==> flow/design.v <==
module apb_fifo (
    input  wire                   clk,         
    input  wire                   rst,         
    input  wire                   psel,        
    input  wire [3:0]            paddr,       
    input  wire [31:0]            pwdata,      
    input  wire                   penable,     
    input  wire                   pwrite,      
    output reg  [31:0]            prdata,      
    output reg                    pready       
);
parameter DEPTH = 16;   
parameter idle = 0, check_op = 1, write_data = 2, read_data =3,send_ready = 4;
reg [2:0] state;
reg [3:0] addr ;
 reg [31:0] wdata,rdata;
  reg [31:0] mem [0:15];
reg [3:0] wr_ptr;    
reg [3:0] rd_ptr;    
reg [4:0] count;     
reg [1:0] cwait;
always @(posedge clk or negedge rst) begin
    if (rst == 0) begin
        for(int i = 0; i<16;i++)
        begin
        mem[i] <= 0;
        end
        wr_ptr <= 0;
        rd_ptr <= 0;
        count <= 0;
        pready <= 0;
        state   <= idle;
        pready <= 0;
        prdata <= 0;
        addr   <= 0;
        wdata  <= 0;
        rdata  <= 0;
        cwait  <= 0;
    end else begin
        case(state)
        idle:
        begin
            wr_ptr <= 0;
            rd_ptr <= 0;
            count <= 0;
            pready <= 0;
            prdata <= 0;
            addr   <= 0;
            wdata  <= 0;
            rdata  <= 0;
            cwait  <= 0;
            state <= check_op;
        end
        check_op:
        begin
         if (penable && psel && pwrite && count != 15)
         begin 
            state   <= write_data;
            addr    <= paddr;
            wdata   <= pwdata;
         end
         else if (penable && psel && !pwrite && count != 0)
         begin
            state  <= read_data;
            addr   <= paddr;
         end
         else 
            state  <= check_op;
        end
        write_data:
        begin
            mem[addr] <= wdata;
            if(cwait < 2)
            begin
              state <= write_data;
              cwait <= cwait + 1;
            end
            else
            begin
               cwait <= 0;
               pready <= 1'b1;
               state <= send_ready;
               wr_ptr <= wr_ptr + 1;
               count  <= count  + 1;
            end
        end
        read_data : begin
            rdata <= mem[addr];
            if(cwait < 2)
            begin
              state <= read_data;
              cwait <= cwait + 1;
            end
            else
            begin
               cwait <= 0;
               state <= send_ready;
               pready <= 1'b1;
               prdata <= rdata;
               rd_ptr <= rd_ptr + 1;
               count  <= count  - 1;
            end
        end
        send_ready: begin
           state  <= check_op;
           pready <= 1'b0;    
         end
     endcase
     end
   end  
endmodule
# Reports on apb_fifo
# The steps from the RTL of apb_fifo to its reports follow in flow order.
# Line numbers count from 1 in the design file above.
# Cell names lack the library's common part.
# The mark -- stands for no value.
[setup]
design = "apb_fifo"
clk_port = "clk"
library = "sky130hd"
pvt_corner = "tt_025C_1v80"

# Word level
# Source: Yosys, flattened and elaborated. Widths are those after wreduce. Registers that Yosys merges into a memory's read port (data or address) are not register bits. Print and check cells do not count. Equal cells are merged and count once.
[bits]
regBits = 623
word_cells = 111
out_inout_bits = 33
[op_classes]
mux = 21
add_sub_neg = 3
compare = 1
n_reduce_logical = 37
n_eq = 25
[ops]
columns = ["cell", "count"]
rows = [
  ["case mux 32 bit (select 16 bit)", 1],
  ["case mux 32 bit (select 2 bit)", 3],
  ["two-way mux 32 bit", 2],
  ["AND reduction 2 bit", 20],
  ["== test 4 bit with constant B", 8],
  ["== test 4 x 3 -> 1 bit with constant B", 4],
  ["case mux 5 bit (select 3 bit)", 1],
  ["case mux 3 bit (select 4 bit)", 1],
  ["two-way mux 5 bit", 2],
  ["!= test 2 bit with constant B", 4],
  ["== test 4 x 2 -> 1 bit with constant B", 2],
  ["case mux 4 bit (select 2 bit)", 1],
  ["two-way mux 4 bit", 2],
  ["== test 3 x 2 -> 1 bit with constant B", 2],
  ["nonzero test 3 bit", 2],
  ["two-way mux 3 bit", 2],
  ["two-way mux 2 bit", 3],
  ["logical AND 1 bit", 5],
  ["adder 5 x 1 -> 5 bit with constant B", 1],
  ["subtractor 5 x 1 -> 5 bit with constant B", 1],
  ["!= test 5 x 4 -> 1 bit with constant B", 1],
  ["nonzero test 5 bit", 1],
  ["nonzero test 2 bit", 2],
  ["OR reduction 2 bit", 2],
  ["== test 4 x 1 -> 1 bit with constant B", 1],
  ["zero test 4 bit", 1],
  ["nonzero test 4 bit", 1],
  ["case mux 2 bit (select 2 bit)", 1],
]
# Not listed: further kinds 10, cells in them 10.

# Logic depth
# Depth = most cells in a row (Yosys ltp): at word level without a register or memory, in the mapped netlist without a sequential cell, where the memories' decode and read muxes count.
[depth]
ltp_word = 6
ABC_AREA = 0
depth_mapped = 9
depth_no_buf = 7

# Mapped cells and area
# Yosys stat after the flow's synthesis: flattened, memories mapped to cells. It holds for the ABC_AREA given above (unset counts as 0); a run with the other value may have another netlist.
# Totals and module areas in this step are rounded.
[synth_totals]
area_um2 = 27800
buffers = 184
flip_flops = 625
stdcells = 2086
seqArea_um2 = 15600
[by_type]
columns = ["type", "count", "type_area_um2"]
rows = [
  ["dfrtp_1", 624, 1.56E+04],
  ["mux2_2", 449, 5.06E+03],
  ["a22oi_1", 130, 975.936],
  ["mux2i_1", 70, 700.672],
  ["a22o_1", 65, 569.296],
  ["mux2_1", 44, 495.475],
  ["mux2_4", 30, 450.432],
  ["buf_2", 70, 350.336],
  ["o211ai_1", 46, 345.331],
  ["nor2_1", 87, 326.563],
  ["a221oi_2", 19, 285.274],
  ["o21ai_0", 57, 285.274],
  ["a21oi_1", 56, 280.269],
  ["clkbuf_1", 74, 277.766],
  ["nand2_1", 59, 221.462],
  ["a2bb2oi_1", 24, 210.202],
  ["o22a_1", 23, 201.443],
  ["buf_4", 26, 195.187],
]
# Other cell types: 45; their cells: 133.

# Timing after synthesis
# OpenSTA on the mapped netlist: ideal clock, no wires. The path of least setup slack (recovery checks aside). Input and output delay are each 20% of the period. Register names are those of the netlist, which keeps one name where synthesis merged equal registers.
[synth_timing]
path_type = "input to register"
startpoint = "input port penable"
endpoint = "register wdata[10]"
t_arrival_ns = 2.024
setup_slack_ns = 2.855
tclk_ns = 5.0
delay_ns = 1.145
launch_ns = 1.000
driving_pins = 7
path_buffers = 3
in_delay_ns = 1.000
synth_period_reached_ns = 2.145
# "delay_ns" = arrival - input delay + setup time.
# "driving_pins": output pins that drive a net of the path, with the launching flip-flop's if there is one; two outputs of one cell count as two.
# "synth_period_reached_ns" is the clock period less the worst setup slack; recovery checks do not enter. This is arithmetic on one report: input and output delays are still those of the set period (20% each).
# Between the ends stands the longest chain of elaborated cells between them, by number of cells; it is not shown to be the way that was timed. Of several equally long chains one is given.
# A line is the first line of the expression or statement that the cell stems from. Yosys adds cells for indexed reads and writes and turns some case tables into memories.
# A register here has more assigning lines than the two given.
[synth_via]
cell_sequence = "and3_1 > o211a_1 > clkbuf_1 > nor2b_1 > clkbuf_1 > buf_2 > a22o_1"
elab_chain_len = 5
[synth_rtl]
columns = ["element", "line_no", "text"]
rows = [
  ["start, declared", 7, "input  wire                   penable,"],
  ["logical AND 1 bit (3 in a row)", 56, "if (penable && psel && pwrite && count != 15)"],
  ["two-way mux 32 bit", 56, ""],
  ["case mux 32 bit (select 2 bit)", 40, "case(state)"],
  ["end, assigned", 36, "wdata  <= 0;"],
  ["end, assigned", 60, "wdata   <= pwdata;"],
  ["end, declared", 16, "reg [31:0] wdata,rdata;"],
]

# Timing after layout
# From the final timing report of stored run 1: the path of least setup slack in the routed layout; clock arrival at registers is part of the times.
[layout_timing]
path_type = "register to register"
startpoint = "register addr[0]"
endpoint = "register mem[1][28]"
path_buffers = 1
setup_slack_ns = 0.37
launch_ns = 0.62
driving_pins = 6
tclk_ns = 2.68
t_arrival_ns = 2.82
# Between the ends stands the longest chain of elaborated cells between them, by number of cells; it is not shown to be the way that was timed. Of several equally long chains one is given.
# A register here has more assigning lines than the two given.
[layout_via]
cell_sequence = "dfrtp_2 > nor2b_1 > nand2_2 > nor2_4 > buf_12 > mux2_2"
elab_chain_len = 2
[layout_rtl]
columns = ["element", "line_no", "text"]
rows = [
  ["start, declared", 15, "reg [3:0] addr ;"],
  ["start, assigned", 59, "addr    <= paddr;"],
  ["start, assigned", 65, "addr   <= paddr;"],
  ["== test 4 x 1 -> 1 bit", 72, "mem[addr] <= wdata;"],
  ["AND reduction 2 bit", "--", ""],
  ["end, assigned", 26, "mem[i] <= 0;"],
  ["end, assigned", 72, ""],
  ["end, declared", 17, "reg [31:0] mem [0:15];"],
]

## Implementation results

Measured data: module apb_fifo, platform sky130hd, 4 stored runs of the flow under differing settings, order arbitrary. Input and output delays are each 20% of the period that was set; the output load is 0.01 pF.
By "power_total_mw" is meant OpenSTA's value without simulated activity: inputs other than the clock are taken to toggle once in ten clock periods, and the tool carries that through the logic.
Measured values are rounded.

# stored run 1
==> flow/run.sh <==
#!/bin/bash
# the make line also repeats the synthesis and layout settings of config.mk as NAME=value (left out here)
make -C /OpenROAD-flow-scripts/flow DESIGN_CONFIG=/design/flow/config.mk WORK_HOME=/design/flow/orfs CLKGATE_MAP_FILE= finish
==> flow/config.mk <==
export PLATFORM = sky130hd
export DESIGN_NAME = apb_fifo
export DESIGN_NICKNAME = apb_fifo
export VERILOG_FILES = /design/flow/design.v
export SDC_FILE = /design/flow/constraint.sdc
export NUM_CORES = 4
export LEC_CHECK = 0
export ABC_AREA = 0
export CAP_MARGIN = 40
export CORE_MARGIN = 2
export CORE_UTILIZATION = 39
export CTS_CLUSTER_DIAMETER = 63
export CTS_CLUSTER_SIZE = 17
export MAX_ROUTING_LAYER = met5
export PLACE_DENSITY_LB_ADDON = 0.07
export SLEW_MARGIN = 20
export TNS_END_PERCENT = 80
==> flow/constraint.sdc <==
create_clock -name core_clock -period 2.68 [get_ports {clk}]
set_input_delay 0.5360 -clock core_clock [delete_from_list [all_inputs] [get_ports {clk}]]
set_output_delay 0.5360 -clock core_clock [all_outputs]
set_load 0.01 [all_outputs]

==> stored run 1: results <==
fin_util_frac=0.459
synth_area_um2=27800
design_die_area_um2=73500
timing.setup.ws_ns=0.371
power_total_mw=36.7

# stored run 2
==> flow/run.sh <==
#!/bin/bash
# the make line also repeats the synthesis and layout settings of config.mk as NAME=value (left out here)
make -C /OpenROAD-flow-scripts/flow DESIGN_CONFIG=/design/flow/config.mk WORK_HOME=/design/flow/orfs CLKGATE_MAP_FILE= finish
==> flow/config.mk <==
export PLATFORM = sky130hd
export DESIGN_NAME = apb_fifo
export DESIGN_NICKNAME = apb_fifo
export VERILOG_FILES = /design/flow/design.v
export SDC_FILE = /design/flow/constraint.sdc
export NUM_CORES = 4
export LEC_CHECK = 0
export ABC_AREA = 1
export CAP_MARGIN = 20
export CORE_MARGIN = 2
export CORE_UTILIZATION = 40
export SETUP_SLACK_MARGIN = 1.29
export SLEW_MARGIN = 20
==> flow/constraint.sdc <==
create_clock -name core_clock -period 5.0 [get_ports {clk}]
set_input_delay 1.0000 -clock core_clock [delete_from_list [all_inputs] [get_ports {clk}]]
set_output_delay 1.0000 -clock core_clock [all_outputs]
set_load 0.01 [all_outputs]

==> stored run 2: results <==
fin_util_frac=0.46
synth_area_um2=27100
design_die_area_um2=70000
timing.setup.ws_ns=1.91
power_total_mw=18.2

# stored run 3
==> flow/run.sh <==
#!/bin/bash
# the make line also repeats the synthesis and layout settings of config.mk as NAME=value (left out here)
make -C /OpenROAD-flow-scripts/flow DESIGN_CONFIG=/design/flow/config.mk WORK_HOME=/design/flow/orfs CLKGATE_MAP_FILE= finish
==> flow/config.mk <==
export PLATFORM = sky130hd
export DESIGN_NAME = apb_fifo
export DESIGN_NICKNAME = apb_fifo
export VERILOG_FILES = /design/flow/design.v
export SDC_FILE = /design/flow/constraint.sdc
export NUM_CORES = 4
export LEC_CHECK = 0
export ABC_AREA = 0
export CAP_MARGIN = 20
export CORE_MARGIN = 7
export CORE_UTILIZATION = 46
export CTS_CLUSTER_DIAMETER = 32
export GPL_ROUTABILITY_DRIVEN = 1
export MAX_ROUTING_LAYER = met5
export PLACE_DENSITY_LB_ADDON = 0.05
export SETUP_SLACK_MARGIN = -0.13
export SLEW_MARGIN = 20
==> flow/constraint.sdc <==
create_clock -name core_clock -period 2.16 [get_ports {clk}]
set_input_delay 0.4320 -clock core_clock [delete_from_list [all_inputs] [get_ports {clk}]]
set_output_delay 0.4320 -clock core_clock [all_outputs]
set_load 0.01 [all_outputs]

==> stored run 3: results <==
fin_util_frac=0.589
synth_area_um2=27800
design_die_area_um2=67600
timing.setup.ws_ns=0.005
power_total_mw=55.7

# stored run 4
==> flow/run.sh <==
#!/bin/bash
# the make line also repeats the synthesis and layout settings of config.mk as NAME=value (left out here)
make -C /OpenROAD-flow-scripts/flow DESIGN_CONFIG=/design/flow/config.mk WORK_HOME=/design/flow/orfs CLKGATE_MAP_FILE= finish
==> flow/config.mk <==
export PLATFORM = sky130hd
export DESIGN_NAME = apb_fifo
export DESIGN_NICKNAME = apb_fifo
export VERILOG_FILES = /design/flow/design.v
export SDC_FILE = /design/flow/constraint.sdc
export NUM_CORES = 4
export LEC_CHECK = 0
export ABC_AREA = 0
export CAP_MARGIN = 25
export CORE_ASPECT_RATIO = 1.0
export CORE_MARGIN = 2
export CORE_UTILIZATION = 15
export CTS_CLUSTER_SIZE = 98
export GPL_TIMING_DRIVEN = 0
export HOLD_SLACK_MARGIN = 0.15
export MAX_ROUTING_LAYER = met5
export MIN_ROUTING_LAYER = met2
export PLACE_DENSITY_LB_ADDON = 0.07
export SETUP_SLACK_MARGIN = 0.42
export SLEW_MARGIN = 10
export TNS_END_PERCENT = 15
==> flow/constraint.sdc <==
create_clock -name core_clock -period 2.45 [get_ports {clk}]
set_input_delay 0.4900 -clock core_clock [delete_from_list [all_inputs] [get_ports {clk}]]
set_output_delay 0.4900 -clock core_clock [all_outputs]
set_load 0.01 [all_outputs]

==> stored run 4: results <==
fin_util_frac=0.202
synth_area_um2=27800
design_die_area_um2=189000
timing.setup.ws_ns=0.317
power_total_mw=49.4
